==> flow/design.v <==
module pc (
    input   wire                clk,
    input   wire                rst,
    input   wire                pause_i,
    input   wire                sel_i,
    input   wire[15:0]  br_addr_i,
    output  wire[15:0]  pc4_o,
    output  reg[15:0]   pc_o
);
assign pc4_o = pc_o + 4;
always @(posedge clk or posedge rst) begin
    if(rst) begin
        pc_o <= 16'h0000;
    end else if (pause_i == 1'b1) begin
        pc_o <= pc_o;
    end else if (sel_i == 1'b1)begin
        pc_o <= br_addr_i;
    end else begin
        pc_o <= pc_o + 4;
    end
end
endmodule  
module if_id (
    input   wire                clk,
    input   wire                rst,
    input   wire                pause_i,
    input   wire[15:0]  pc_i,
    input   wire[15:0]  pc4_i,
    input   wire[31:0]      inst_i,
    input   wire                flush_i,
    output  reg[15:0]   pc_o,
    output  reg[15:0]   pc4_o,
    output  reg[31:0]       inst_o
);
always @(posedge clk or posedge rst) begin
    if(rst) begin
        pc_o   <= 16'b0;
        pc4_o  <= 16'b0;
        inst_o <= 32'b0;
    end else if(flush_i) begin
        pc_o   <= 16'b0;
        pc4_o  <= 16'b0;
        inst_o <= 32'b0;
    end else if(pause_i == 1'b1) begin
        pc_o   <= pc_o;
        pc4_o  <= pc4_o;
        inst_o <= inst_o;
    end else begin
        pc_o   <= pc_i;
        pc4_o  <= pc4_i;
        inst_o <= inst_i;
    end
end
endmodule  
module regfile (
    input   wire                clk,
    input   wire                wen,
    input   wire[4:0]   waddr,
    input   wire[4:0]   raddr1,
    input   wire[4:0]   raddr2,
    input   wire[31:0]      wdata,
    output  wire[31:0]      data1_o,     
    output  wire[31:0]      data2_o      
);
reg [31:0]  regs[0:31];
assign  data1_o = (raddr1 == 5'b00000) ? 32'h0000_0000 
                  : (wen && raddr1 == waddr) ?  wdata
                  : regs[raddr1];
assign  data2_o = (raddr2 == 5'b00000) ? 32'h0000_0000 
                  : (wen && raddr2 == waddr) ?  wdata
                  : regs[raddr2];
always @(posedge clk) begin
    if(wen) begin
        regs[waddr] <= wdata;
    end else begin
        regs[0] <= 32'h0000_0000; 
    end
end
endmodule  
module ctrl (
    input   wire        rst,
    input   wire[6:0]   opcode,
    input   wire[2:0]   func3,
    input   wire[6:0]   func7,
    output  reg         inst_valid,
    output  reg[2:0]    imm_sel,
    output  reg         reg_wen,
    output  reg         op1_sel,
    output  reg         op2_sel,
    output  reg[1:0]    alu_sel,
    output  reg[3:0]    alu_op,
    output  reg         mem_wen,
    output  reg[1:0]    wb_sel,
    output  reg[2:0]    br_sel,
    output  wire        is_jalr_o
);
assign is_jalr_o = (opcode == 7'b1100111) && (func3 == 3'b000);
always @(*) begin
    if(rst) begin
        inst_valid = 1'b0;
        imm_sel    = 3'b000;
        reg_wen    = 1'b0;
        op1_sel    = 1'b0;
        op2_sel    = 1'b1;
        alu_sel    = 2'b00;
        alu_op     = 4'b0000;
        mem_wen    = 1'b0;
        wb_sel     = 2'b00;
        br_sel     = 3'b000;
    end
    else begin
        case (opcode)
            7'b0110011: begin
                case (func7[5]) 
                    1'b0: begin
                        case (func3)
                            3'b000: begin        
                                inst_valid = 1'b1;             
                                imm_sel    = 3'b000;
                                reg_wen    = 1'b1;
                                op1_sel    = 1'b1;
                                op2_sel    = 1'b0;
                                alu_sel    = 2'b01;
                                alu_op     = 4'b0001;
                                mem_wen    = 1'b0;
                                wb_sel     = 2'b10;
                                br_sel     = 3'b000;
                            end
                            3'b010: begin      
                                inst_valid = 1'b1;                 
                                imm_sel    = 3'b000;
                                reg_wen    = 1'b1;
                                op1_sel    = 1'b1;
                                op2_sel    = 1'b0;
                                alu_sel    = 2'b01;
                                alu_op     = 4'b1011;
                                mem_wen    = 1'b0;
                                wb_sel     = 2'b10;
                                br_sel     = 3'b000;
                            end
                            3'b011: begin     
                                inst_valid = 1'b1;                   
                                imm_sel    = 3'b000;
                                reg_wen    = 1'b1;
                                op1_sel    = 1'b1;
                                op2_sel    = 1'b0;
                                alu_sel    = 2'b01;
                                alu_op     = 4'b1100;
                                mem_wen    = 1'b0;
                                wb_sel     = 2'b10;
                                br_sel     = 3'b000;
                            end
                            3'b111: begin     
                                inst_valid = 1'b1;                  
                                imm_sel    = 3'b000;
                                reg_wen    = 1'b1;
                                op1_sel    = 1'b1;
                                op2_sel    = 1'b0;
                                alu_sel    = 2'b11;
                                alu_op     = 4'b1000;
                                mem_wen    = 1'b0;
                                wb_sel     = 2'b10;
                                br_sel     = 3'b000;
                            end
                            3'b110: begin    
                                inst_valid = 1'b1;               
                                imm_sel    = 3'b000;
                                reg_wen    = 1'b1;
                                op1_sel    = 1'b1;
                                op2_sel    = 1'b0;
                                alu_sel    = 2'b11;
                                alu_op     = 4'b1001;
                                mem_wen    = 1'b0;
                                wb_sel     = 2'b10;
                                br_sel     = 3'b000;
                            end
                            3'b100: begin     
                                inst_valid = 1'b1;                 
                                imm_sel    = 3'b000;
                                reg_wen    = 1'b1;
                                op1_sel    = 1'b1;
                                op2_sel    = 1'b0;
                                alu_sel    = 2'b11;
                                alu_op     = 4'b1010;
                                mem_wen    = 1'b0;
                                wb_sel     = 2'b10;
                                br_sel     = 3'b000;
                            end
                            3'b001: begin   
                                inst_valid = 1'b1;                    
                                imm_sel    = 3'b000;
                                reg_wen    = 1'b1;
                                op1_sel    = 1'b1;
                                op2_sel    = 1'b0;
                                alu_sel    = 2'b10;
                                alu_op     = 4'b0101;
                                mem_wen    = 1'b0;
                                wb_sel     = 2'b10;
                                br_sel     = 3'b000;
                            end
                            3'b101: begin    
                                inst_valid = 1'b1;                    
                                imm_sel    = 3'b000;
                                reg_wen    = 1'b1;
                                op1_sel    = 1'b1;
                                op2_sel    = 1'b0;
                                alu_sel    = 2'b10;
                                alu_op     = 4'b0110;
                                mem_wen    = 1'b0;
                                wb_sel     = 2'b10;
                                br_sel     = 3'b000;
                            end
                            default begin
                                inst_valid = 1'b0;
                                imm_sel    = 3'b000;
                                reg_wen    = 1'b0;
                                op1_sel    = 1'b0;
                                op2_sel    = 1'b1;
                                alu_sel    = 2'b00;
                                alu_op     = 4'b0000;
                                mem_wen    = 1'b0;
                                wb_sel     = 2'b00;
                                br_sel     = 3'b000;
                            end
                        endcase
                    end
                    1'b1: begin
                        case (func3)
                            3'b000: begin   
                                inst_valid = 1'b1;                    
                                imm_sel    = 3'b000;
                                reg_wen    = 1'b1;
                                op1_sel    = 1'b1;
                                op2_sel    = 1'b0;
                                alu_sel    = 2'b01;
                                alu_op     = 4'b0010;
                                mem_wen    = 1'b0;
                                wb_sel     = 2'b10;
                                br_sel     = 3'b000;
                            end
                            3'b101: begin
                                inst_valid = 1'b1;
                                imm_sel    = 3'b000;
                                reg_wen    = 1'b1;
                                op1_sel    = 1'b1;
                                op2_sel    = 1'b0;
                                alu_sel    = 2'b10;
                                alu_op     = 4'b0111;
                                mem_wen    = 1'b0;
                                wb_sel     = 2'b10;
                                br_sel     = 3'b000;
                            end
                            default begin
                                inst_valid = 1'b0;
                                imm_sel    = 3'b000;
                                reg_wen    = 1'b0;
                                op1_sel    = 1'b0;
                                op2_sel    = 1'b1;
                                alu_sel    = 2'b00;
                                alu_op     = 4'b0000;
                                mem_wen    = 1'b0;
                                wb_sel     = 2'b00;
                                br_sel     = 3'b000;
                            end
                        endcase
                    end
                    default begin
                        inst_valid = 1'b0;
                        imm_sel    = 3'b000;
                        reg_wen    = 1'b0;
                        op1_sel    = 1'b0;
                        op2_sel    = 1'b1;
                        alu_sel    = 2'b00;
                        alu_op     = 4'b0000;
                        mem_wen    = 1'b0;
                        wb_sel     = 2'b00;
                        br_sel     = 3'b000;
                    end
                endcase
            end
            7'b0010011: begin
                case (func3)
                    3'b000: begin       
                        inst_valid = 1'b1;                 
                        imm_sel    = 3'b001;
                        reg_wen    = 1'b1;
                        op1_sel    = 1'b1;
                        op2_sel    = 1'b1;
                        alu_sel    = 2'b01;
                        alu_op     = 4'b0001;
                        mem_wen    = 1'b0;
                        wb_sel     = 2'b10;
                        br_sel     = 3'b000;
                    end
                    3'b010: begin       
                        inst_valid = 1'b1;                
                        imm_sel    = 3'b001;
                        reg_wen    = 1'b1;
                        op1_sel    = 1'b1;
                        op2_sel    = 1'b1;
                        alu_sel    = 2'b01;
                        alu_op     = 4'b1011;
                        mem_wen    = 1'b0;
                        wb_sel     = 2'b10;
                        br_sel     = 3'b000;
                    end
                    3'b011: begin      
                        inst_valid = 1'b1;                  
                        imm_sel    = 3'b001;
                        reg_wen    = 1'b1;
                        op1_sel    = 1'b1;
                        op2_sel    = 1'b1;
                        alu_sel    = 2'b01;
                        alu_op     = 4'b1100;
                        mem_wen    = 1'b0;
                        wb_sel     = 2'b10;
                        br_sel     = 3'b000;
                    end
                    3'b111: begin     
                        inst_valid = 1'b1;                  
                        imm_sel    = 3'b001;
                        reg_wen    = 1'b1;
                        op1_sel    = 1'b1;
                        op2_sel    = 1'b1;
                        alu_sel    = 2'b11;
                        alu_op     = 4'b1000;
                        mem_wen    = 1'b0;
                        wb_sel     = 2'b10;
                        br_sel     = 3'b000;
                    end
                    3'b110: begin        
                        inst_valid = 1'b1;                
                        imm_sel    = 3'b001;
                        reg_wen    = 1'b1;
                        op1_sel    = 1'b1;
                        op2_sel    = 1'b1;
                        alu_sel    = 2'b11;
                        alu_op     = 4'b1001;
                        mem_wen    = 1'b0;
                        wb_sel     = 2'b10;
                        br_sel     = 3'b000;
                    end 
                    3'b100: begin     
                        inst_valid = 1'b1;                  
                        imm_sel    = 3'b001;
                        reg_wen    = 1'b1;
                        op1_sel    = 1'b1;
                        op2_sel    = 1'b1;
                        alu_sel    = 2'b11;
                        alu_op     = 4'b1010;
                        mem_wen    = 1'b0;
                        wb_sel     = 2'b10;
                        br_sel     = 3'b000;
                    end
                    3'b001: begin     
                        inst_valid = 1'b1;                  
                        imm_sel    = 3'b001;
                        reg_wen    = 1'b1;
                        op1_sel    = 1'b1;
                        op2_sel    = 1'b1;
                        alu_sel    = 2'b10;
                        alu_op     = 4'b0101;
                        mem_wen    = 1'b0;
                        wb_sel     = 2'b10;
                        br_sel     = 3'b000;
                    end
                    3'b101: begin   
                        inst_valid = 1'b1;                    
                        imm_sel    = 3'b001;
                        reg_wen    = 1'b1;
                        op1_sel    = 1'b1;
                        op2_sel    = 1'b1;
                        alu_sel    = 2'b10;
                        mem_wen    = 1'b0;
                        wb_sel     = 2'b10;
                        br_sel     = 3'b000;
                        if(func7[5]) begin
                            alu_op = 4'b0111;
                        end else begin
                            alu_op = 4'b0110;
                        end
                    end
                    default begin
                        inst_valid = 1'b0;
                        imm_sel    = 3'b000;
                        reg_wen    = 1'b0;
                        op1_sel    = 1'b0;
                        op2_sel    = 1'b1;
                        alu_sel    = 2'b00;
                        alu_op     = 4'b0000;
                        mem_wen    = 1'b0;
                        wb_sel     = 2'b00;
                        br_sel     = 3'b000;
                    end
                endcase
            end
            7'b0000011: begin
                case (func3)
                    3'b010: begin
                        inst_valid = 1'b1;
                        imm_sel    = 3'b001;
                        reg_wen    = 1'b1;
                        op1_sel    = 1'b1;
                        op2_sel    = 1'b1;
                        alu_sel    = 2'b01;
                        alu_op     = 4'b0001;
                        mem_wen    = 1'b0;
                        wb_sel     = 2'b11;
                        br_sel     = 3'b000;
                    end
                    default begin
                        inst_valid = 1'b0;
                        imm_sel    = 3'b000;
                        reg_wen    = 1'b0;
                        op1_sel    = 1'b0;
                        op2_sel    = 1'b1;
                        alu_sel    = 2'b00;
                        alu_op     = 4'b0000;
                        mem_wen    = 1'b0;
                        wb_sel     = 2'b00;
                        br_sel     = 3'b000;
                    end
                endcase
            end
            7'b1100111: begin
                if(func3 == 3'b000) begin
                        inst_valid = 1'b1;                       
                        imm_sel    = 3'b001;
                        reg_wen    = 1'b1;
                        op1_sel    = 1'b0;
                        op2_sel    = 1'b1;
                        alu_sel    = 2'b00;
                        alu_op     = 4'b0000;
                        mem_wen    = 1'b0;
                        wb_sel     = 2'b01;
                        br_sel     = 3'b111;
                end else begin     
                    inst_valid = 1'b0;
                    imm_sel    = 3'b000;
                    reg_wen    = 1'b0;
                    op1_sel    = 1'b0;
                    op2_sel    = 1'b1;
                    alu_sel    = 2'b00;
                    alu_op     = 4'b0000;
                    mem_wen    = 1'b0;
                    wb_sel     = 2'b00;
                    br_sel     = 3'b000;
                end
            end
            7'b0100011: begin
                case (func3)
                    3'b010: begin
                        inst_valid = 1'b1;
                        imm_sel    = 3'b010;
                        reg_wen    = 1'b0;
                        op1_sel    = 1'b1;
                        op2_sel    = 1'b1;
                        alu_sel    = 2'b01;
                        alu_op     = 4'b0001;
                        mem_wen    = 1'b1;
                        wb_sel     = 2'b00;
                        br_sel     = 3'b000;
                    end
                    default begin     
                        inst_valid = 1'b0;
                        imm_sel    = 3'b000;
                        reg_wen    = 1'b0;
                        op1_sel    = 1'b0;
                        op2_sel    = 1'b1;
                        alu_sel    = 2'b00;
                        alu_op     = 4'b0000;
                        mem_wen    = 1'b0;
                        wb_sel     = 2'b00;
                        br_sel     = 3'b000;
                    end
                endcase
            end
            7'b1100011: begin
                case (func3)
                    3'b000: begin
                        inst_valid = 1'b1;
                        imm_sel    = 3'b011;
                        reg_wen    = 1'b0;
                        op1_sel    = 1'b0;
                        op2_sel    = 1'b1;
                        alu_sel    = 2'b01;
                        alu_op     = 4'b0001;
                        mem_wen    = 1'b0;
                        wb_sel     = 2'b00;
                        br_sel     = 3'b001;
                    end
                    3'b001: begin
                        inst_valid = 1'b1;
                        imm_sel    = 3'b011;
                        reg_wen    = 1'b0;
                        op1_sel    = 1'b0;
                        op2_sel    = 1'b1;
                        alu_sel    = 2'b01;
                        alu_op     = 4'b0001;
                        mem_wen    = 1'b0;
                        wb_sel     = 2'b00;
                        br_sel     = 3'b010;
                    end
                    3'b100: begin
                        inst_valid = 1'b1;
                        imm_sel    = 3'b011;
                        reg_wen    = 1'b0;
                        op1_sel    = 1'b0;
                        op2_sel    = 1'b1;
                        alu_sel    = 2'b01;
                        alu_op     = 4'b0001;
                        mem_wen    = 1'b0;
                        wb_sel     = 2'b00;
                        br_sel     = 3'b011;
                    end
                    3'b110: begin
                        inst_valid = 1'b1;
                        imm_sel    = 3'b011;
                        reg_wen    = 1'b0;
                        op1_sel    = 1'b0;
                        op2_sel    = 1'b1;
                        alu_sel    = 2'b01;
                        alu_op     = 4'b0001;
                        mem_wen    = 1'b0;
                        wb_sel     = 2'b00;
                        br_sel     = 3'b100;
                    end
                    3'b101: begin
                        inst_valid = 1'b1;
                        imm_sel    = 3'b011;
                        reg_wen    = 1'b0;
                        op1_sel    = 1'b0;
                        op2_sel    = 1'b1;
                        alu_sel    = 2'b01;
                        alu_op     = 4'b0001;
                        mem_wen    = 1'b0;
                        wb_sel     = 2'b00;
                        br_sel     = 3'b101;
                    end
                    3'b111: begin 
                        inst_valid = 1'b1;   
                        imm_sel    = 3'b011;
                        reg_wen    = 1'b0;
                        op1_sel    = 1'b0;
                        op2_sel    = 1'b1;
                        alu_sel    = 2'b01;
                        alu_op     = 4'b0001;
                        mem_wen    = 1'b0;
                        wb_sel     = 2'b00;
                        br_sel     = 3'b110;
                    end
                    default begin   
                        inst_valid = 1'b0;
                        imm_sel    = 3'b000;
                        reg_wen    = 1'b0;
                        op1_sel    = 1'b0;
                        op2_sel    = 1'b1;
                        alu_sel    = 2'b00;
                        alu_op     = 4'b0000;
                        mem_wen    = 1'b0;
                        wb_sel     = 2'b00;
                        br_sel     = 3'b000;
                    end
                endcase
            end
            7'b0110111: begin
                inst_valid = 1'b1;
                imm_sel    = 3'b100;
                reg_wen    = 1'b1;
                op1_sel    = 1'b1;
                op2_sel    = 1'b1;
                alu_sel    = 2'b01;
                alu_op     = 4'b0011;
                mem_wen    = 1'b0;
                wb_sel     = 2'b10;
                br_sel     = 3'b000;
            end
            7'b0010111: begin       
                inst_valid = 1'b1;      
                imm_sel    = 3'b100;
                reg_wen    = 1'b1;
                op1_sel    = 1'b0;
                op2_sel    = 1'b1;
                alu_sel    = 2'b01;
                alu_op     = 4'b0001;
                mem_wen    = 1'b0;
                wb_sel     = 2'b10;
                br_sel     = 3'b000;
            end
            7'b1101111: begin
                inst_valid = 1'b1;
                imm_sel    = 3'b101;
                reg_wen    = 1'b1;
                op1_sel    = 1'b0;
                op2_sel    = 1'b1;
                alu_sel    = 2'b01;
                alu_op     = 4'b0001;
                mem_wen    = 1'b0;
                wb_sel     = 2'b01;
                br_sel     = 3'b111;
            end
            default begin
                inst_valid = 1'b0;
                imm_sel    = 3'b000;
                reg_wen    = 1'b0;
                op1_sel    = 1'b0;
                op2_sel    = 1'b1;
                alu_sel    = 2'b00;
                alu_op     = 4'b0000;
                mem_wen    = 1'b0;
                wb_sel     = 2'b00;
                br_sel     = 3'b000;
            end
        endcase
    end
end
endmodule  
module imm_gen (
    input   wire            rst,
    input   wire[2:0]       sel_i,
    input   wire[31:7]      data_i,
    output  reg[31:0]   imm_o
);
always @(*) begin
    if(rst) begin
        imm_o = 32'h0000_0000;
    end else begin
        case (sel_i)
            3'b001: begin
                imm_o = { { 20{data_i[31]} }, data_i[31:20]};
            end
            3'b010: begin
                imm_o = { { 20{data_i[31]} } , data_i[31:25], data_i[11:7]};
            end
            3'b011: begin
                imm_o = { { 20{data_i[31]} } , data_i[7], data_i[30:25], data_i[11:8], 1'b0};
            end
            3'b100: begin
                imm_o = { data_i[31:12], 12'b0};
            end
            3'b101: begin
                imm_o = {  { 12{data_i[31]} }, data_i[19:12], data_i[20], data_i[30:21], 1'b0 };
            end
            default begin
                imm_o = 32'h0000_0000;
            end
        endcase
    end
end
endmodule  
module branch (
    input   wire            rst,
    input   wire[2:0]       sel_i,
    input   wire[31:0]  data1_i,
    input   wire[31:0]  data2_i,
    input   wire[15:0]      pc_i,
    input   wire[15:0]      imm_i,
    input   wire            is_jalr_i,
    output  wire[15:0]      br_addr_o,
    output  reg             pc_sel_o
);
assign br_addr_o = (is_jalr_i) ? (data1_i + imm_i) : pc_i + imm_i;
wire[31:0] data_sub = data1_i + ( ~data2_i + 1 );
wire data1_eq_data2 = (data1_i == data2_i);
wire data1_lt_data2 = ( (sel_i == 3'b011) || (sel_i == 3'b101) ) ?
                            (  ( data1_i[31] && !data2_i[31])
                            || ( data1_i[31] &&  data2_i[31] && data_sub[31])
                            || (!data1_i[31] && !data2_i[31] && data_sub[31]) )
                            :  ( data1_i < data2_i );
always @(*) begin
    if(rst) begin
        pc_sel_o = 1'b0;
    end else begin
        case (sel_i)
            3'b001: begin
                pc_sel_o = data1_eq_data2;
            end
            3'b010: begin
                pc_sel_o = ~data1_eq_data2;
            end          
            3'b011,3'b100: begin
                pc_sel_o = data1_lt_data2;
            end     
            3'b101,3'b110: begin
                pc_sel_o = ~data1_lt_data2;
            end
            3'b111: begin
                pc_sel_o = 1'b1;
            end
            default begin
                pc_sel_o = 1'b0;
            end
        endcase
    end
end
endmodule  
module id (
    input   wire                rst,
    input   wire[31:0]      inst_i,
    input   wire[31:0]      rdata1_i,
    input   wire[31:0]      rdata2_i,
    input   wire[15:0]          pc_i,
    output  wire                inst_valid_o,
    output  wire                pc_sel_o,
    output  wire[15:0]          br_addr_o,
    output  wire                reg_wen_o,
    output  wire[4:0]   reg_waddr_o,
    output  wire[31:0]      op1_o,
    output  wire[31:0]      op2_o,
    output  wire[1:0]           alu_sel_o,
    output  wire[3:0]           alu_op_o,
    output  wire                mem_wen_o,
    output  wire[31:0]      mem_wdata_o,
    output  wire[1:0]           wb_sel_o,
    input   wire                ex_wen_i,
    input   wire[4:0]   ex_waddr_i,
    input   wire[31:0]      ex_wdata_i,
    input   wire                mem_wen_i,
    input   wire[4:0]   mem_waddr_i,
    input   wire[31:0]      mem_wdata_i,
    output  wire                op1_sel_o,
    output  wire[4:0]   raddr1_o,
    output  wire                op2_sel_o,
    output  wire[4:0]   raddr2_o
);
wire[2:0]    ctrl_imm_sel_o;
wire         ctrl_op1_sel_o;
wire         ctrl_op2_sel_o;
wire[2:0]    ctrl_br_sel_o;
wire         ctrl_is_jalr_o;
wire[31:0]  immgen_imm_o;
wire    reg1_ex_forward = (ex_wen_i == 1'b1) && (ex_waddr_i == inst_i[19:15]);
wire    reg1_mem_forward = (mem_wen_i == 1'b1) && (mem_waddr_i == inst_i[19:15]);
wire    reg2_ex_forward = (ex_wen_i == 1'b1) && (ex_waddr_i == inst_i[24:20]);
wire    reg2_mem_forward = (mem_wen_i == 1'b1) && (mem_waddr_i == inst_i[24:20]);
wire[31:0]    reg1_data = (inst_i[19:15] == 5'b00000) ? 32'h0000_0000 
                                : (reg1_ex_forward == 1'b1) ? ex_wdata_i
                                : (reg1_mem_forward == 1'b1) ? mem_wdata_i
                                : rdata1_i ;
wire[31:0]    reg2_data = (inst_i[24:20] == 5'b00000) ? 32'h0000_0000
                                : (reg2_ex_forward == 1'b1) ? ex_wdata_i
                                : (reg2_mem_forward == 1'b1) ? mem_wdata_i
                                : rdata2_i ;
assign op1_o = (ctrl_op1_sel_o == 1'b0) ? {16'b0,pc_i} 
                : reg1_data;
assign op2_o = (ctrl_op2_sel_o == 1'b1) ? immgen_imm_o 
                : reg2_data;
ctrl u_ctrl(
    .rst(rst),
    .opcode(inst_i[6:0]),
    .func3(inst_i[14:12]),
    .func7(inst_i[31:25]),
    .inst_valid(inst_valid_o),
    .imm_sel(ctrl_imm_sel_o),
    .reg_wen(reg_wen_o),
    .op1_sel(ctrl_op1_sel_o),
    .op2_sel(ctrl_op2_sel_o),
    .alu_sel(alu_sel_o),
    .alu_op(alu_op_o),
    .mem_wen(mem_wen_o),
    .wb_sel(wb_sel_o),
    .br_sel(ctrl_br_sel_o),
    .is_jalr_o(ctrl_is_jalr_o)
);
imm_gen u_imm_gen(
    .rst(rst),
    .sel_i(ctrl_imm_sel_o),
    .data_i(inst_i[31:7]),
    .imm_o(immgen_imm_o)
);
branch u_branch(
    .rst(rst),
    .sel_i(ctrl_br_sel_o),
    .data1_i(reg1_data),
    .data2_i(reg2_data),
    .pc_i(pc_i),
    .imm_i(immgen_imm_o[15:0]),
    .is_jalr_i(ctrl_is_jalr_o),
    .pc_sel_o(pc_sel_o),
    .br_addr_o(br_addr_o)
);
assign reg_waddr_o = inst_i[11:7];
assign mem_wdata_o = reg2_data;
wire uses_rs1 = (inst_i[6:0] == 7'b0110011)  || (inst_i[6:0] == 7'b0010011) ||
                (inst_i[6:0] == 7'b0000011) || (inst_i[6:0] == 7'b1100111) ||
                (inst_i[6:0] == 7'b0100011)  || (inst_i[6:0] == 7'b1100011);
wire uses_rs2 = (inst_i[6:0] == 7'b0110011)  || (inst_i[6:0] == 7'b0100011)  ||
                (inst_i[6:0] == 7'b1100011);
assign op1_sel_o = uses_rs1 ? 1'b1 : 1'b0;
assign raddr1_o  = inst_i[19:15];
assign op2_sel_o = uses_rs2 ? 1'b0 : 1'b1;
assign raddr2_o  = inst_i[24:20]; 
endmodule  
module id_ex (
    input   wire                clk,
    input   wire                rst,
    input   wire                pause_i,
    input   wire                inst_valid_i,
    input   wire[31:0]      op1_i,
    input   wire[31:0]      op2_i,
    input   wire[1:0]           alu_sel_i,
    input   wire[3:0]           alu_op_i,
    input   wire                reg_wen_i,
    input   wire[4:0]   reg_waddr_i,
    input   wire[1:0]           wb_sel_i,
    input   wire[15:0]  pc_i,
    input   wire[15:0]  pc4_i,
    input   wire                mem_wen_i,
    input   wire[31:0]      mem_wdata_i,
    output  reg                 inst_valid_o,
    output  reg[31:0]       op1_o,
    output  reg[31:0]       op2_o,
    output  reg[1:0]            alu_sel_o,
    output  reg[3:0]            alu_op_o,
    output  reg                 reg_wen_o,
    output  reg[4:0]    reg_waddr_o,
    output  reg[1:0]            wb_sel_o,
    output  reg[15:0]   pc_o,
    output  reg[15:0]   pc4_o,
    output  reg                 mem_wen_o,
    output  reg[31:0]       mem_wdata_o
);
always @(posedge clk or posedge rst) begin
    if(rst) begin
        inst_valid_o <= 1'b0;
        op1_o        <= 32'h0000_0000;
        op2_o        <= 32'h0000_0000;
        alu_sel_o    <= 2'b00;
        alu_op_o     <= 4'b0000;
        reg_wen_o    <= 1'b0;
        reg_waddr_o  <= 5'b00000;
        wb_sel_o     <= 2'b00;
        pc_o         <= 16'h0000;
        pc4_o        <= 16'h0000;
        mem_wen_o    <= 1'b0;
        mem_wdata_o  <= 1'b0;
    end else if(pause_i == 1'b1) begin
        inst_valid_o <= 1'b0;
        op1_o        <= 32'h0000_0000;
        op2_o        <= 32'h0000_0000;
        alu_sel_o    <= 2'b00;
        alu_op_o     <= 4'b0000;
        reg_wen_o    <= 1'b0;
        reg_waddr_o  <= 5'b00000;
        wb_sel_o     <= 2'b00;
        pc_o         <= 16'h0000;
        pc4_o        <= 16'h0000;
        mem_wen_o    <= 1'b0;
        mem_wdata_o  <= 1'b0;
    end else begin
        inst_valid_o <= inst_valid_i;
        op1_o        <= op1_i;
        op2_o        <= op2_i;
        alu_sel_o    <= alu_sel_i;
        alu_op_o     <= alu_op_i;
        reg_wen_o    <= reg_wen_i;
        reg_waddr_o  <= reg_waddr_i;
        wb_sel_o     <= wb_sel_i;
        pc_o         <= pc_i;
        pc4_o        <= pc4_i;
        mem_wen_o    <= mem_wen_i;
        mem_wdata_o  <= mem_wdata_i;
    end
end
endmodule  
module alu (
    input   wire            rst,
    input   wire[31:0]  num1_i,
    input   wire[31:0]  num2_i,
    input   wire[1:0]       sel,    
    input   wire[3:0]       op,     
    output  reg[31:0]       result_o
);
reg[31:0]   result_arith;
reg[31:0]   result_shift;
reg[31:0]   result_logic;
wire[31:0] num_add = num1_i + num2_i;
wire[31:0] num_sub = num1_i + ( ~num2_i + 1 );
wire num1_eq_num2 = (num1_i == num2_i);
wire num1_lt_num2 = ( op == 4'b1011) ?
                            (  ( num1_i[31] && !num2_i[31])
                            || ( num1_i[31] &&  num2_i[31] && num_sub[31])
                            || (!num1_i[31] && !num2_i[31] && num_sub[31]) )
                            :  ( num1_i < num2_i );
always @(*) begin
    if(rst) begin
        result_arith = 32'h0000_0000;
    end else begin
        case (op)
            4'b0001: begin
                result_arith = num_add;
            end
            4'b0010: begin
                result_arith = num_sub;
            end
            4'b0011: begin
                result_arith = num2_i;
            end
            4'b1011,4'b1100: begin
                result_arith = num1_lt_num2;
            end
            default begin
                result_arith = 32'h0000_0000;
            end        
        endcase
    end
end
always @(*) begin
    if(rst) begin
        result_shift = 32'h0000_0000;
    end else begin
        case (op)
            4'b0101: begin
                result_shift = num1_i << num2_i[4:0];
            end
            4'b0110: begin
                result_shift = num1_i >> num2_i[4:0];
            end
            4'b0111: begin
                result_shift = $signed( num1_i ) >>> num2_i[4:0];
            end
            default begin
                result_shift = 32'h0000_0000;
            end
        endcase
    end
end
always @(*) begin
    if(rst) begin
        result_logic = 32'h0000_0000;
    end else begin
        case (op)
            4'b1000: begin
                result_logic = num1_i & num2_i;
            end
            4'b1001: begin
                result_logic = num1_i | num2_i;
            end
            4'b1010: begin
                result_logic = num1_i ^ num2_i;
            end
            default begin
                result_logic = 32'h0000_0000;
            end
        endcase
    end 
end
always @(*) begin
    case (sel)
        2'b01: begin
            result_o = result_arith;
        end
        2'b11: begin
            result_o = result_logic;
        end
        2'b10: begin
            result_o = result_shift;
        end
        default begin
            result_o = 32'h0000_0000;
        end
    endcase
end
endmodule  
module ex (      
    input  wire                 rst,
    input  wire                 inst_valid_i,
    input  wire[31:0]       op1_i,
    input  wire[31:0]       op2_i,
    input  wire[1:0]            alu_sel_i,
    input  wire[3:0]            alu_op_i,
    input  wire                 reg_wen_i,
    input  wire[4:0]    reg_waddr_i,
    input  wire[1:0]            wb_sel_i,
    input  wire[15:0]   pc_i,
    input  wire[15:0]   pc4_i,
    input  wire                 mem_wen_i,
    input  wire[31:0]       mem_wdata_i, 
    output wire                 inst_valid_o,
    output wire                 mem_wen_o,
    output wire[31:0]       mem_wdata_o,
    output wire                 reg_wen_o,
    output wire[4:0]    reg_waddr_o,
    output wire[31:0]       alu_result_o,
    output wire[1:0]            wb_sel_o,
    output wire[15:0]           pc_o,
    output wire[15:0]           pc4_o,
    output wire[31:0]       data_forward_o
);
assign inst_valid_o = inst_valid_i;
assign mem_wen_o = mem_wen_i;
assign mem_wdata_o = mem_wdata_i;
assign reg_wen_o = reg_wen_i;
assign reg_waddr_o = reg_waddr_i;
assign wb_sel_o = wb_sel_i;
assign pc_o  = pc_i;
assign pc4_o = pc4_i;
alu u_alu(
    .rst(rst),
    .num1_i(op1_i),
    .num2_i(op2_i),
    .sel(alu_sel_i),
    .op(alu_op_i),
    .result_o(alu_result_o)
);
assign data_forward_o = wb_sel_i == (2'b01) ? {16'b0,pc4_i} : alu_result_o;
endmodule  
module ex_mem (
    input   wire                clk,
    input   wire                rst,
    input   wire                pause_i, 
    input   wire                inst_valid_i,
    input   wire                mem_wen_i,
    input   wire[31:0]      mem_wdata_i,
    input   wire                reg_wen_i,
    input   wire[4:0]   reg_waddr_i,
    input   wire[31:0]      alu_result_i,
    input   wire[1:0]           wb_sel_i, 
    input   wire[15:0]          pc_i,
    input   wire[15:0]          pc4_i,
    output   reg                inst_valid_o,
    output   reg                mem_wen_o,
    output   reg[31:0]      mem_wdata_o,
    output   reg                reg_wen_o,
    output   reg[4:0]   reg_waddr_o,
    output   reg[31:0]      alu_result_o,
    output   reg[1:0]           wb_sel_o,
    output   reg[15:0]          pc_o,
    output   reg[15:0]          pc4_o
);
always @(posedge clk or posedge rst) begin
    if(rst) begin
        inst_valid_o <= 1'b0;
        mem_wen_o    <= 1'b0;
        mem_wdata_o  <= 32'h0000_0000;
        reg_wen_o    <= 1'b0;
        reg_waddr_o  <= 5'b00000;
        alu_result_o <= 32'h0000_0000;
        wb_sel_o     <= 2'b00;
        pc_o         <= 16'h0000;
        pc4_o        <= 16'h0000;
    end else if(pause_i == 1'b1) begin
        inst_valid_o <= 1'b0;
        mem_wen_o    <= 1'b0;
        mem_wdata_o  <= 32'h0000_0000;
        reg_wen_o    <= 1'b0;
        reg_waddr_o  <= 5'b00000;
        alu_result_o <= 32'h0000_0000;
        wb_sel_o     <= 2'b00;
        pc_o         <= 16'h0000;
        pc4_o        <= 16'h0000;
    end else begin
        inst_valid_o <= inst_valid_i;
        mem_wen_o    <= mem_wen_i;
        mem_wdata_o  <= mem_wdata_i;
        reg_wen_o    <= reg_wen_i;
        reg_waddr_o  <= reg_waddr_i;
        alu_result_o <= alu_result_i;
        wb_sel_o     <= wb_sel_i;
        pc_o         <= pc_i;
        pc4_o        <= pc4_i;
    end
end
endmodule  
module mem (
    input   wire[31:0]      alu_result_i,
    input   wire[1:0]           wb_sel_i,
    input   wire[15:0]          pc4_i,
    input   wire[31:0]      dm_data_i,
    output  wire[31:0]      reg_wdata_o
);
assign  reg_wdata_o = (wb_sel_i == 2'b10) ? alu_result_i
                        : (wb_sel_i == 2'b01) ? pc4_i
                        : (wb_sel_i == 2'b11) ? dm_data_i
                        : 32'h0000_0000;
endmodule  
module mem_wb (
    input   wire                clk,
    input   wire                rst,
    input   wire                pause_i, 
    input   wire                inst_valid_i,
    input   wire                reg_wen_i,
    input   wire[4:0]   reg_waddr_i,
    input   wire[31:0]      reg_wdata_i,
    input   wire[15:0]          pc_i,
    output  reg                 inst_valid_o,
    output  reg                 reg_wen_o,
    output  reg[4:0]    reg_waddr_o,
    output  reg[31:0]       reg_wdata_o,
    output  reg[15:0]           pc_o
);
always @(posedge clk or posedge rst) begin
    if(rst) begin
        inst_valid_o <= 1'b0;
        reg_wen_o    <= 1'b0;
        reg_waddr_o  <= 5'b00000;
        reg_wdata_o  <= 32'h0000_0000;
        pc_o         <= 16'h0000;
    end else if(pause_i == 1'b1) begin
        inst_valid_o <= 1'b0;
        reg_wen_o    <= 1'b0;
        reg_waddr_o  <= 5'b00000;
        reg_wdata_o  <= 32'h0000_0000;
        pc_o         <= 16'h0000;
    end else begin
        inst_valid_o <= inst_valid_i;
        reg_wen_o    <= reg_wen_i;
        reg_waddr_o  <= reg_waddr_i;
        reg_wdata_o  <= reg_wdata_i;
        pc_o         <= pc_i;
    end
end
endmodule  
module bubble (
    input   wire                rst,
    input   wire                ex_wen_i,
    input   wire[1:0]           ex_wb_sel_i,
    input   wire[4:0]   ex_reg_waddr_i,
    input   wire                id_op1_sel_i,
    input   wire[4:0]   id_raddr1_i,
    input   wire                id_op2_sel_i,
    input   wire[4:0]   id_raddr2_i,
    output  reg                 pc_pause_o,
    output  reg                 ifid_pause_o,
    output  reg                 idex_pause_o,
    output  reg                 exmem_pause_o,
    output  reg                 memwb_pause_o
);
wire    lu_pause = (ex_wen_i == 1'b1) && ( ex_wb_sel_i == 2'b11 ) 
                && ( ( id_op1_sel_i == 1'b1 && id_raddr1_i == ex_reg_waddr_i)
                    || (id_op2_sel_i == 1'b0 && id_raddr2_i == ex_reg_waddr_i) );
always @(*) begin
    if(rst) begin
        pc_pause_o    = 1'b0; 
        ifid_pause_o  = 1'b0;
        idex_pause_o  = 1'b0;
        exmem_pause_o = 1'b0;
        memwb_pause_o = 1'b0;
    end else if(lu_pause) begin
        pc_pause_o    = 1'b1; 
        ifid_pause_o  = 1'b1;
        idex_pause_o  = 1'b1;
        exmem_pause_o = 1'b0;
        memwb_pause_o = 1'b0;
    end else begin
        pc_pause_o    = 1'b0; 
        ifid_pause_o  = 1'b0;
        idex_pause_o  = 1'b0;
        exmem_pause_o = 1'b0;
        memwb_pause_o = 1'b0;
    end
end
endmodule  
module miniRV (
    input   wire                clk,
    input   wire                rst,
    input   wire[31:0]      inst_i,
    input   wire[31:0]      mem_rdata_i,
    output  wire[13:0]   inst_addr_o,
    output  wire[15:0]          mem_addr_o,
    output  wire                mem_wen_o,
    output  wire[31:0]      mem_wdata_o,
    output          debug_wb_have_inst,    
    output [31:0]   debug_wb_pc,           
    output          debug_wb_ena,          
    output [4:0]    debug_wb_reg,          
    output [31:0]   debug_wb_value         
);
wire                pc_sel_i;
wire                id_pc_sel_o;
wire[15:0]          pc_br_addr_i;
wire[15:0]  pc_pc_o;
wire[15:0]  pc_pc4_o;
assign inst_addr_o = pc_pc_o[15:2];
wire[15:0]          ifid_pc_o;
wire[15:0]          ifid_pc4_o;
wire[31:0]      ifid_inst_o;
wire                idex_inst_valid_i;
wire[31:0]      idex_op1_i;
wire[31:0]      idex_op2_i;
wire[1:0]           idex_alu_sel_i;
wire[3:0]           idex_alu_op_i;
wire                idex_reg_wen_i;
wire[4:0]   idex_reg_waddr_i;
wire[1:0]           idex_wb_sel_i;
wire                idex_mem_wen_i;
wire[31:0]      idex_mem_wdata_i;
wire[31:0]      idex_op1_o;
wire[31:0]      idex_op2_o;
wire[1:0]           idex_alu_sel_o;
wire[3:0]           idex_alu_op_o;
wire                idex_reg_wen_o;
wire[4:0]   idex_reg_waddr_o;
wire[1:0]           idex_wb_sel_o;
wire[15:0]  idex_pc_o;
wire[15:0]  idex_pc4_o;
wire                idex_mem_wen_o;
wire[31:0]      idex_mem_wdata_o;
wire[31:0]      ex_data_forward_o;
wire                exmem_inst_valid_i;
wire                exmem_mem_wen_i;
wire[31:0]      exmem_mem_wdata_i;
wire                exmem_reg_wen_i;
wire[4:0]   exmem_reg_waddr_i;
wire[31:0]      exmem_alu_result_i;
wire[1:0]           exmem_wb_sel_i;
wire[15:0]          exmem_pc4_i;
wire                exmem_inst_valid_o;
wire                exmem_reg_wen_o;
wire[4:0]   exmem_reg_waddr_o;
wire[31:0]      exmem_alu_result_o;
wire[1:0]           exmem_wb_sel_o;
wire[15:0]          exmem_pc4_o;
wire[15:0]          exmem_pc_i;
wire[15:0]          exmem_pc_o;
wire                memwb_reg_wen_i;
wire[4:0]   memwb_reg_waddr_i;
wire[31:0]      memwb_reg_wdata_i;
wire[15:0]          trace_pc; 
wire                regfile_wen_i;
wire[31:0]      regfile_wdata_i;
wire[4:0]   regfile_waddr_i;
wire[4:0]   regfile_raddr1_i;
wire[4:0]   regfile_raddr2_i;
wire[31:0]      regfile_data1_o;
wire[31:0]      regfile_data2_o;
wire[31:0]      alu_num1_i;
wire[31:0]      alu_num2_i;
wire[1:0]           alu_sel_i;    
wire[5:0]           alu_op_i;     
wire                bubble_id_op1_sel_i;
wire[4:0]   bubble_id_raddr1_i;
wire                bubble_id_op2_sel_i;
wire[4:0]   bubble_id_raddr2_i;
wire                bubble_pc_pause_o;
wire                bubble_ifid_pause_o;
wire                bubble_idex_pause_o;
wire                bubble_exmem_pause_o;
wire                bubble_memwb_pause_o;
pc u_pc(
    .clk(clk),
    .rst(rst),
    .pause_i(bubble_pc_pause_o),
    .sel_i(pc_sel_i),
    .br_addr_i(pc_br_addr_i),
    .pc4_o(pc_pc4_o),
    .pc_o(pc_pc_o)
);
if_id u_if_id(
    .clk(clk),
    .rst(rst),
    .pause_i(bubble_ifid_pause_o),
    .pc_i(pc_pc_o),
    .pc4_i(pc_pc4_o),
    .inst_i(inst_i),
    .flush_i(pc_sel_i),
    .pc_o(ifid_pc_o),
    .pc4_o(ifid_pc4_o),
    .inst_o(ifid_inst_o)
);
regfile u_regfile(
    .clk(clk),
    .wen(regfile_wen_i),
    .waddr(regfile_waddr_i),
    .raddr1(ifid_inst_o[19:15]),
    .raddr2(ifid_inst_o[24:20]),
    .wdata(regfile_wdata_i),
    .data1_o(regfile_data1_o),
    .data2_o(regfile_data2_o)
);
id u_id(
    .rst(rst),
    .inst_i(ifid_inst_o),
    .rdata1_i(regfile_data1_o),
    .rdata2_i(regfile_data2_o),
    .pc_i(ifid_pc_o),
    .pc_sel_o(id_pc_sel_o),
    .br_addr_o(pc_br_addr_i),
    .reg_wen_o(idex_reg_wen_i),
    .reg_waddr_o(idex_reg_waddr_i),
    .inst_valid_o(idex_inst_valid_i),
    .op1_o(idex_op1_i),
    .op2_o(idex_op2_i),
    .alu_sel_o(idex_alu_sel_i),
    .alu_op_o(idex_alu_op_i),
    .mem_wen_o(idex_mem_wen_i),
    .mem_wdata_o(idex_mem_wdata_i),
    .wb_sel_o(idex_wb_sel_i),
    .ex_wen_i(exmem_reg_wen_i),
    .ex_waddr_i(exmem_reg_waddr_i),
    .ex_wdata_i(ex_data_forward_o),
    .mem_wen_i(exmem_reg_wen_o),
    .mem_waddr_i(exmem_reg_waddr_o),
    .mem_wdata_i(memwb_reg_wdata_i),
    .op1_sel_o(bubble_id_op1_sel_i),
    .raddr1_o(bubble_id_raddr1_i),
    .op2_sel_o(bubble_id_op2_sel_i),
    .raddr2_o(bubble_id_raddr2_i)
);
wire idex_inst_valid_o;
id_ex u_id_ex(
    .clk(clk),
    .rst(rst),
    .pause_i(bubble_idex_pause_o),
    .inst_valid_i(idex_inst_valid_i),
    .op1_i(idex_op1_i),
    .op2_i(idex_op2_i),
    .alu_sel_i(idex_alu_sel_i),
    .alu_op_i(idex_alu_op_i),
    .reg_wen_i(idex_reg_wen_i),
    .reg_waddr_i(idex_reg_waddr_i),
    .wb_sel_i(idex_wb_sel_i),
    .pc_i(ifid_pc_o),
    .pc4_i(ifid_pc4_o),
    .mem_wen_i(idex_mem_wen_i),
    .mem_wdata_i(idex_mem_wdata_i),
    .inst_valid_o(idex_inst_valid_o),
    .op1_o(idex_op1_o),
    .op2_o(idex_op2_o),
    .alu_sel_o(idex_alu_sel_o),
    .alu_op_o(idex_alu_op_o),
    .reg_wen_o(idex_reg_wen_o),
    .reg_waddr_o(idex_reg_waddr_o),
    .wb_sel_o(idex_wb_sel_o),
    .pc_o(idex_pc_o),
    .pc4_o(idex_pc4_o),
    .mem_wen_o(idex_mem_wen_o),
    .mem_wdata_o(idex_mem_wdata_o)
);
ex u_ex(
    .rst(rst),
    .inst_valid_i(idex_inst_valid_o),
    .op1_i(idex_op1_o),
    .op2_i(idex_op2_o),
    .alu_sel_i(idex_alu_sel_o),
    .alu_op_i(idex_alu_op_o),
    .reg_wen_i(idex_reg_wen_o),
    .reg_waddr_i(idex_reg_waddr_o),
    .wb_sel_i(idex_wb_sel_o),
    .pc_i(idex_pc_o),
    .pc4_i(idex_pc4_o),
    .mem_wen_i(idex_mem_wen_o),
    .mem_wdata_i(idex_mem_wdata_o),
    .inst_valid_o(exmem_inst_valid_i),
    .mem_wen_o(exmem_mem_wen_i),
    .mem_wdata_o(exmem_mem_wdata_i),
    .reg_wen_o(exmem_reg_wen_i),
    .reg_waddr_o(exmem_reg_waddr_i),
    .alu_result_o(exmem_alu_result_i),
    .wb_sel_o(exmem_wb_sel_i),
    .pc_o(exmem_pc_i),
    .pc4_o(exmem_pc4_i),
    .data_forward_o(ex_data_forward_o)
);
ex_mem u_ex_mem(
    .clk(clk),
    .rst(rst),
    .pause_i(bubble_exmem_pause_o),
    .inst_valid_i(exmem_inst_valid_i),
    .mem_wen_i(exmem_mem_wen_i),
    .mem_wdata_i(exmem_mem_wdata_i),
    .reg_wen_i(exmem_reg_wen_i),
    .reg_waddr_i(exmem_reg_waddr_i),
    .alu_result_i(exmem_alu_result_i),
    .wb_sel_i(exmem_wb_sel_i), 
    .pc4_i(exmem_pc4_i),
    .inst_valid_o(exmem_inst_valid_o),
    .mem_wen_o(mem_wen_o),
    .mem_wdata_o(mem_wdata_o),
    .reg_wen_o(exmem_reg_wen_o),
    .reg_waddr_o(exmem_reg_waddr_o),
    .alu_result_o(exmem_alu_result_o),
    .wb_sel_o(exmem_wb_sel_o), 
    .pc4_o(exmem_pc4_o),
    .pc_i(exmem_pc_i),
    .pc_o(exmem_pc_o)
);
mem u_mem(
    .alu_result_i(exmem_alu_result_o),
    .wb_sel_i(exmem_wb_sel_o),
    .pc4_i(exmem_pc4_o),
    .dm_data_i(mem_rdata_i),
    .reg_wdata_o(memwb_reg_wdata_i)
);
mem_wb u_mem_wb(
    .clk(clk),
    .rst(rst),
    .pause_i(bubble_memwb_pause_o),
    .inst_valid_i(exmem_inst_valid_o),
    .reg_wen_i(exmem_reg_wen_o),
    .reg_waddr_i(exmem_reg_waddr_o),
    .reg_wdata_i(memwb_reg_wdata_i),
    .inst_valid_o(debug_wb_have_inst),
    .reg_wen_o(regfile_wen_i),
    .reg_waddr_o(regfile_waddr_i),
    .reg_wdata_o(regfile_wdata_i),
    .pc_i(exmem_pc_o),
    .pc_o(trace_pc)
);
bubble u_bubble(
    .rst(rst),
    .ex_wen_i(idex_reg_wen_o),
    .ex_wb_sel_i(idex_wb_sel_o),
    .ex_reg_waddr_i(idex_reg_waddr_o),
    .id_op1_sel_i(bubble_id_op1_sel_i),
    .id_raddr1_i(bubble_id_raddr1_i),
    .id_op2_sel_i(bubble_id_op2_sel_i),
    .id_raddr2_i(bubble_id_raddr2_i),
    .pc_pause_o(bubble_pc_pause_o),
    .ifid_pause_o(bubble_ifid_pause_o),
    .idex_pause_o(bubble_idex_pause_o),
    .exmem_pause_o(bubble_exmem_pause_o),
    .memwb_pause_o(bubble_memwb_pause_o)
);
assign mem_addr_o = exmem_alu_result_o[15:0];
assign pc_sel_i = id_pc_sel_o & ~bubble_pc_pause_o;
assign debug_wb_pc        = {16'b0,trace_pc};
assign debug_wb_ena       = regfile_wen_i;
assign debug_wb_reg       = regfile_waddr_i;
assign debug_wb_value     = regfile_wdata_i;
endmodule  
* Tool chain data of miniRV
What the tools print for miniRV, step after step.
Line numbers count from 1 in the design file above.
A cell with - has no value.
- Top :: miniRV
- Clock port :: clk
- Library :: sky130hd
- Timing corner :: tt_025C_1v80

* After elaboration
Yosys after proc, flatten, opt, wreduce and memory -nomap, before mapping. Memory bits, and registers merged into a memory's read port (data or address), are not among the register bits. Print and check cells are not counted.
Memory sizes are those after Yosys's memory passes, which may raise the word count (mostly to a power of two), join words into wider ones and drop unused or constant bits.
- Register bits after elaboration :: 385
- Bits in latches :: 0
- RAM bits :: 1024
- Bits in read-only memories :: 48
- Word width x clocked read ports :: 0
- Memories :: 2
- Input port bits :: 66
- Output and inout bits :: 134
- Elaborated cells :: 282
** Memories
- u_regfile.regs :: words 32, width 32, read ports 2, write ports 1, RTL line 65 : reg [31:0]  regs[0:31];
- (name not given) :: words 8, width 6, read ports 1, write ports 0, RTL line 116 : case (func3)
- Add/sub/neg operators :: 8
- Multiply operators :: 0
- Divide/modulo/power cells :: 0
- $lt $le $gt $ge :: 2
- Eq/ne operators :: 57
- Shift operators :: 3
- Muxes and demuxes :: 115
- Bitwise logic cells :: 10
- Reduce/logical cells :: 55
** Operator list (count)
- 32-bit two-way mux :: 25
- 32-bit case mux with 3-bit select :: 3
- 32-bit case mux with 5-bit select :: 1
- 32-bit case mux with 4-bit select :: 1
- 16-bit two-way mux :: 8
- 32-bit adder :: 3
- 32-bit by 1-bit adder with 32-bit output with constant B :: 2
- 32-bit < comparator :: 2
- 32-bit inverter :: 2
- 5-bit == test :: 8
- 16-bit adder :: 2
- 32-bit == test :: 1
- 32-bit bitwise AND :: 1
- 32-bit bitwise OR :: 1
- 32-bit bitwise XOR :: 1
- 32-bit by 5-bit left shift with 32-bit output :: 1
- 32-bit by 5-bit >> shifter with 32-bit output :: 1
- 32-bit by 5-bit >>> shifter with 32-bit output :: 1
- 32-bit OR reduction :: 1
- 4-bit case mux with 8-bit select :: 1
- 1-bit two-way mux :: 32
- 3-bit == test with constant B :: 10
- 4-bit case mux with 6-bit select :: 1
- 3-bit case mux with 8-bit select :: 1
- 1-bit logical AND :: 21
- 7-bit by 6-bit == test with 1-bit output with constant B :: 3
- 7-bit == test with constant B :: 3
- 4-bit == test with constant B :: 5
Other operator kinds: 38; their cells: 108.

* Longest topological paths
Yosys ltp: most cells in a row. Word level: on the elaborated netlist, between registers, memories and ports. Mapped: between sequential cells and ports; inverters and the memories' decode and read muxes count.
- Depth after elaboration :: 25
- ABC_AREA :: 1
- Depth in mapped cells :: 48
- Depth with buffers taken out :: 43

* After synthesis
The flow's flattened synthesis, as Yosys stat reports it; memories are mapped. The netlist is that of the ABC_AREA named above (0 if unset); the other value can give another one.
The area totals of this step are shown rounded.
- Cell count :: 9260
- Mapped area :: 78000 µm²
- Sequential part of the area :: 40000 µm²
- Flip-flop cells :: 1403
- Buffers :: 661
** Cell types
- sky130_fd_sc_hd__edfxtp_1 :: count 1024, area in all 3.07E+04 µm²
- sky130_fd_sc_hd__dfrtp_1 :: count 379, area in all 9.48E+03 µm²
- sky130_fd_sc_hd__nand2_1 :: count 2183, area in all 8.19E+03 µm²
- sky130_fd_sc_hd__a21oi_1 :: count 989, area in all 4.95E+03 µm²
- sky130_fd_sc_hd__nand3_1 :: count 785, area in all 3.93E+03 µm²
- sky130_fd_sc_hd__o21ai_0 :: count 764, area in all 3.82E+03 µm²
- sky130_fd_sc_hd__nor2_1 :: count 724, area in all 2.72E+03 µm²
- sky130_fd_sc_hd__inv_1 :: count 653, area in all 2.45E+03 µm²
- sky130_fd_sc_hd__ha_1 :: count 145, area in all 1814.24 µm²
- sky130_fd_sc_hd__buf_2 :: count 330, area in all 1.65E+03 µm²
- sky130_fd_sc_hd__o211ai_1 :: count 163, area in all 1.22E+03 µm²
- sky130_fd_sc_hd__clkbuf_1 :: count 204, area in all 765.734 µm²
- sky130_fd_sc_hd__o311ai_0 :: count 78, area in all 683.155 µm²
- sky130_fd_sc_hd__a31oi_1 :: count 102, area in all 638.112 µm²
- sky130_fd_sc_hd__nand4_1 :: count 87, area in all 544.272 µm²
- sky130_fd_sc_hd__a22oi_1 :: count 52, area in all 390.374 µm²
- sky130_fd_sc_hd__buf_4 :: count 45, area in all 337.824 µm²
- sky130_fd_sc_hd__o221ai_1 :: count 38, area in all 332.819 µm²
Other cell types: 49; their cells: 515.

* Timing after synthesis
OpenSTA on the mapped netlist: ideal clock, no wires. The path of least setup slack (recovery checks aside). Input and output delay are each 20% of the period. Register names are those of the netlist, which keeps one name where synthesis merged equal registers.
- Kind :: input to register
- Start :: in rst
- End :: reg u_pc.pc_o[15]
- Clock period :: 9.5 ns
- External input delay :: 1.900 ns
- Setup time :: 0.119 ns
- Launch time at the first pin :: 1.900 ns
- Arrival :: 15.823 ns
- Data required time :: 9.381 ns
- Path slack :: -6.442 ns
- Path delay :: 14.042 ns
- Driving pins on the path :: 9
- Path buffers :: 3
- Synthesis period reached :: 15.942 ns
"path delay" is the arrival time less input delay plus setup time.
"driving pins on the path" counts driving pins, that of a launching flip-flop among them; a cell with two outputs on the path counts twice.
"synthesis period reached" = period - worst setup slack (recovery checks aside). The figure is calculated, with input and output delays left at 20% of the set period.
The rows between start and end are the longest chain of elaborated cells between them; the timing report does not say that the signal goes this way. Where chains are equally long, one stands for them.
Each line given opens the expression or statement behind the cell; cells for indexed reads and writes are added by Yosys, which also makes memories of some case tables.
At most two assigning lines are given for a register; there are more.
- Cells stage by stage :: sky130_fd_sc_hd__buf_2 sky130_fd_sc_hd__inv_1 sky130_fd_sc_hd__clkbuf_1 sky130_fd_sc_hd__o21ai_0 sky130_fd_sc_hd__nand2_1 sky130_fd_sc_hd__nand3_2 sky130_fd_sc_hd__buf_2 sky130_fd_sc_hd__a21oi_1 sky130_fd_sc_hd__nand2_1
- Cells in the longest elaborated chain :: 17
- Elaborated cells between the ends (all ways) :: 54
- Those cells by class :: add/sub (4); compare (1); eq/ne (13); mux (19); logic (5); reduce/logical (12)
** RTL lines, path post-synthesis
- from (decl) :: RTL line 1156 : input   wire                rst,
- 32-bit two-way mux :: RTL line 909 : if(rst) begin
- 32-bit case mux with 3-bit select :: RTL line 949 : case (sel)
- 32-bit two-way mux :: RTL line 1006 : assign data_forward_o = wb_sel_i == (2'b01) ? {16'b0,pc4_i} : alu_result_o;
- 32-bit two-way mux :: RTL line 741 : : (reg2_ex_forward == 1'b1) ? ex_wdata_i
- 32-bit two-way mux :: RTL line 740 : wire[31:0]    reg2_data = (inst_i[24:20] == 5'b00000) ? 32'h0000_0000
- 32-bit inverter :: RTL line 663 : wire[31:0] data_sub = data1_i + ( ~data2_i + 1 );
- 32-bit by 1-bit adder with 32-bit output :: RTL line 663
- [2 not listed]
- 1-bit logical OR x2 :: RTL line 666 : (  ( data1_i[31] && !data2_i[31])
- 1-bit two-way mux :: RTL line 665 : wire data1_lt_data2 = ( (sel_i == 3'b011) || (sel_i == 3'b101) ) ?
- 1-bit inverter :: RTL line 685 : pc_sel_o = ~data1_lt_data2;
- 1-bit case mux with 5-bit select :: RTL line 674 : case (sel_i)
- 1-bit two-way mux :: RTL line 671 : if(rst) begin
- 1-bit bitwise AND :: RTL line 1416 : assign pc_sel_i = id_pc_sel_o & ~bubble_pc_pause_o;
- 16-bit two-way mux :: RTL line 16 : end else if (sel_i == 1'b1)begin
- to (assign) :: RTL line 15 : pc_o <= pc_o;
- to (assign) :: RTL line 17 : pc_o <= br_addr_i;
- to (decl) :: RTL line 8 : output  reg[15:0]   pc_o

* Worst path after layout
From the final timing report of run 1: the path of least setup slack in the routed layout; clock arrival at registers is part of the times.
- Kind :: register to register
- Start :: reg u_if_id.inst_o[16]
- End :: reg u_pc.pc_o[15]
- Clock period :: 5.03 ns
- Setup time :: 0.11 ns
- Launch time at the first pin :: 0.81 ns
- Arrival :: 6.37 ns
- Data required time :: 5.76 ns
- Path slack :: -0.61 ns
- Driving pins on the path :: 30
- Path buffers :: 5
The rows between start and end are the longest chain of elaborated cells between them; the timing report does not say that the signal goes this way. Where chains are equally long, one stands for them.
At most two assigning lines are given for a register; there are more.
- Cells stage by stage :: sky130_fd_sc_hd__dfrtp_4 sky130_fd_sc_hd__inv_8 sky130_fd_sc_hd__o22ai_1 sky130_fd_sc_hd__a21oi_1 sky130_fd_sc_hd__nand3_4 sky130_fd_sc_hd__buf_4 sky130_fd_sc_hd__nand3_1 sky130_fd_sc_hd__buf_12 sky130_fd_sc_hd__o21ai_0 sky130_fd_sc_hd__o21ai_0 sky130_fd_sc_hd__nand2_1 sky130_fd_sc_hd__nor2_1 sky130_fd_sc_hd__ha_1 sky130_fd_sc_hd__a21oi_1 sky130_fd_sc_hd__nand3b_1 sky130_fd_sc_hd__a21oi_1 sky130_fd_sc_hd__a211oi_2 sky130_fd_sc_hd__nand2_1 sky130_fd_sc_hd__a41oi_2 sky130_fd_sc_hd__fa_2 sky130_fd_sc_hd__nor2_2 sky130_fd_sc_hd__nand2_1 sky130_fd_sc_hd__o21ai_1 sky130_fd_sc_hd__nand2_1 sky130_fd_sc_hd__nand3_4 sky130_fd_sc_hd__buf_12 sky130_fd_sc_hd__buf_12 sky130_fd_sc_hd__buf_6 sky130_fd_sc_hd__a21oi_2 sky130_fd_sc_hd__nand2_1
- Cells in the longest elaborated chain :: 16
- Elaborated cells between the ends (all ways) :: 39
- Those cells by class :: add/sub (2); compare (1); eq/ne (5); mux (11); logic (4); reduce/logical (15); memory (1)
** RTL lines, path after layout
- from (decl) :: RTL line 33 : output  reg[31:0]       inst_o
- from (assign) :: RTL line 47 : inst_o <= inst_o;
- from (assign) :: RTL line 51 : inst_o <= inst_i;
- 5-bit == test :: RTL line 67 : : (wen && raddr1 == waddr) ?  wdata
- 1-bit logical AND :: RTL line 67
- 32-bit two-way mux :: RTL line 67
- 32-bit two-way mux :: RTL line 738 : : (reg1_mem_forward == 1'b1) ? mem_wdata_i
- 32-bit two-way mux :: RTL line 737 : : (reg1_ex_forward == 1'b1) ? ex_wdata_i
- 32-bit two-way mux :: RTL line 736 : wire[31:0]    reg1_data = (inst_i[19:15] == 5'b00000) ? 32'h0000_0000
- 32-bit adder :: RTL line 663 : wire[31:0] data_sub = data1_i + ( ~data2_i + 1 );
- 1-bit logical AND :: RTL line 667 : || ( data1_i[31] &&  data2_i[31] && data_sub[31])
- 1-bit logical OR x2 :: RTL line 666 : (  ( data1_i[31] && !data2_i[31])
- 1-bit two-way mux :: RTL line 665 : wire data1_lt_data2 = ( (sel_i == 3'b011) || (sel_i == 3'b101) ) ?
- 1-bit inverter :: RTL line 685 : pc_sel_o = ~data1_lt_data2;
- 1-bit case mux with 5-bit select :: RTL line 674 : case (sel_i)
- 1-bit two-way mux :: RTL line 671 : if(rst) begin
- 1-bit bitwise AND :: RTL line 1416 : assign pc_sel_i = id_pc_sel_o & ~bubble_pc_pause_o;
- 16-bit two-way mux :: RTL line 16 : end else if (sel_i == 1'b1)begin
- to (assign) :: RTL line 15 : pc_o <= pc_o;
- to (assign) :: RTL line 17 : pc_o <= br_addr_i;
- to (decl) :: RTL line 8 : output  reg[15:0]   pc_o

Module miniRV, platform sky130hd: 4 stored runs of the flow (Yosys, OpenROAD) with differing settings, in no particular order. Input and output delays are each 20% of the period that was set; the output load is 0.01 pF.
"period reached" is the run's clock period less its worst setup slack. It is reckoned from that one timing run; input and output delays stay at 20% of the period that was set.
"time of the worst setup path" means the part of the period allowed to the worst setup path (the constraints hold back 20% at inputs and 20% at outputs) less its slack; where the path has registers, the arrival times of their clocks count too.
"power consumption" is the tool's figure for a default switching activity; nothing was simulated.
The results are shown rounded.

* Run 1
** Files
==> flow/run.sh <==
#!/bin/bash
# the make line also repeats the synthesis and layout settings of config.mk as NAME=value (left out here)
make -C /OpenROAD-flow-scripts/flow DESIGN_CONFIG=/design/flow/config.mk WORK_HOME=/design/flow/orfs CLKGATE_MAP_FILE= finish
==> flow/config.mk <==
export PLATFORM = sky130hd
export DESIGN_NAME = miniRV
export DESIGN_NICKNAME = miniRV
export VERILOG_FILES = /design/flow/design.v
export SDC_FILE = /design/flow/constraint.sdc
export NUM_CORES = 4
export LEC_CHECK = 0
export ABC_AREA = 1
export CAP_MARGIN = 20
export CELL_PAD_IN_SITES_DETAIL_PLACEMENT = 1
export CELL_PAD_IN_SITES_GLOBAL_PLACEMENT = 1
export CORE_MARGIN = 5
export CORE_UTILIZATION = 38
export CTS_CLUSTER_DIAMETER = 134
export HOLD_SLACK_MARGIN = -0.04
export MAX_ROUTING_LAYER = met5
export PLACE_DENSITY = 0.45
export SLEW_MARGIN = 10
export TNS_END_PERCENT = 10
==> flow/constraint.sdc <==
create_clock -name core_clock -period 5.03 [get_ports {clk}]
set_input_delay 1.0060 -clock core_clock [delete_from_list [all_inputs] [get_ports {clk}]]
set_output_delay 1.0060 -clock core_clock [all_outputs]
set_load 0.01 [all_outputs]
** Results
- Total die area :: 210000 µm²
- Time of the worst setup path :: 5.64 ns
- Type of the worst setup path :: register to register
- Standard-cell area after routing :: 100000 µm²
- Chip area after synthesis (Yosys) :: 78000 µm²
- Setup slack of the worst path :: -0.61 ns
- Total negative slack on setup checks :: -39 ns
- Power consumption :: 0.032 W
- Period reached :: 5.638 ns

* Run 2
** Files
==> flow/run.sh <==
#!/bin/bash
# the make line also repeats the synthesis and layout settings of config.mk as NAME=value (left out here)
make -C /OpenROAD-flow-scripts/flow DESIGN_CONFIG=/design/flow/config.mk WORK_HOME=/design/flow/orfs CLKGATE_MAP_FILE= finish
==> flow/config.mk <==
export PLATFORM = sky130hd
export DESIGN_NAME = miniRV
export DESIGN_NICKNAME = miniRV
export VERILOG_FILES = /design/flow/design.v
export SDC_FILE = /design/flow/constraint.sdc
export NUM_CORES = 4
export LEC_CHECK = 0
export ABC_AREA = 0
export CAP_MARGIN = 0
export CORE_MARGIN = 2
export CORE_UTILIZATION = 62
export CTS_CLUSTER_DIAMETER = 118
export CTS_CLUSTER_SIZE = 58
export GPL_ROUTABILITY_DRIVEN = 1
export GPL_TIMING_DRIVEN = 1
export PLACE_DENSITY = 0.72
export SETUP_SLACK_MARGIN = 0.36
export SLEW_MARGIN = 20
==> flow/constraint.sdc <==
create_clock -name core_clock -period 6.87 [get_ports {clk}]
set_input_delay 1.3740 -clock core_clock [delete_from_list [all_inputs] [get_ports {clk}]]
set_output_delay 1.3740 -clock core_clock [all_outputs]
set_load 0.01 [all_outputs]
** Results
- Standard-cell area after routing :: 86000 µm²
- Total die area :: 120000 µm²
- Chip area after synthesis (Yosys) :: 75000 µm²
- Power consumption :: 0.016 W
- Setup slack of the worst path :: -0.31 ns
- Total negative slack on setup checks :: -17 ns
- Time of the worst setup path :: 7.18 ns
- Type of the worst setup path :: register to register
- Period reached :: 7.175 ns

* Run 3
** Files
==> flow/run.sh <==
#!/bin/bash
# the make line also repeats the synthesis and layout settings of config.mk as NAME=value (left out here)
make -C /OpenROAD-flow-scripts/flow DESIGN_CONFIG=/design/flow/config.mk WORK_HOME=/design/flow/orfs CLKGATE_MAP_FILE= finish
==> flow/config.mk <==
export PLATFORM = sky130hd
export DESIGN_NAME = miniRV
export DESIGN_NICKNAME = miniRV
export VERILOG_FILES = /design/flow/design.v
export SDC_FILE = /design/flow/constraint.sdc
export NUM_CORES = 4
export LEC_CHECK = 0
export CAP_MARGIN = 20
export CORE_MARGIN = 2
export CORE_UTILIZATION = 36
export SLEW_MARGIN = 20
==> flow/constraint.sdc <==
create_clock -name core_clock -period 8.95 [get_ports {clk}]
set_input_delay 1.7900 -clock core_clock [delete_from_list [all_inputs] [get_ports {clk}]]
set_output_delay 1.7900 -clock core_clock [all_outputs]
set_load 0.01 [all_outputs]
** Results
- Time of the worst setup path :: 8.46 ns
- Type of the worst setup path :: register to register
- Setup slack of the worst path :: 0.49 ns
- Period reached :: 8.458 ns
- Total die area :: 210000 µm²
- Total negative slack on setup checks :: 0.000 ns
- Standard-cell area after routing :: 87000 µm²
- Power consumption :: 0.016 W
- Chip area after synthesis (Yosys) :: 75000 µm²

* Run 4
** Files
==> flow/run.sh <==
#!/bin/bash
# the make line also repeats the synthesis and layout settings of config.mk as NAME=value (left out here)
make -C /OpenROAD-flow-scripts/flow DESIGN_CONFIG=/design/flow/config.mk WORK_HOME=/design/flow/orfs CLKGATE_MAP_FILE= finish
==> flow/config.mk <==
export PLATFORM = sky130hd
export DESIGN_NAME = miniRV
export DESIGN_NICKNAME = miniRV
export VERILOG_FILES = /design/flow/design.v
export SDC_FILE = /design/flow/constraint.sdc
export NUM_CORES = 4
export LEC_CHECK = 0
export CAP_MARGIN = 20
export CORE_MARGIN = 2
export CORE_UTILIZATION = 40
export SLEW_MARGIN = 20
==> flow/constraint.sdc <==
create_clock -name core_clock -period 12.2 [get_ports {clk}]
set_input_delay 2.4400 -clock core_clock [delete_from_list [all_inputs] [get_ports {clk}]]
set_output_delay 2.4400 -clock core_clock [all_outputs]
set_load 0.01 [all_outputs]
** Results
- Total die area :: 190000 µm²
- Setup slack of the worst path :: 2.6 ns
- Time of the worst setup path :: 9.62 ns
- Type of the worst setup path :: register to register
- Chip area after synthesis (Yosys) :: 75000 µm²
- Power consumption :: 0.011 W
- Standard-cell area after routing :: 85000 µm²
- Period reached :: 9.620 ns
- Total negative slack on setup checks :: 0.000 ns
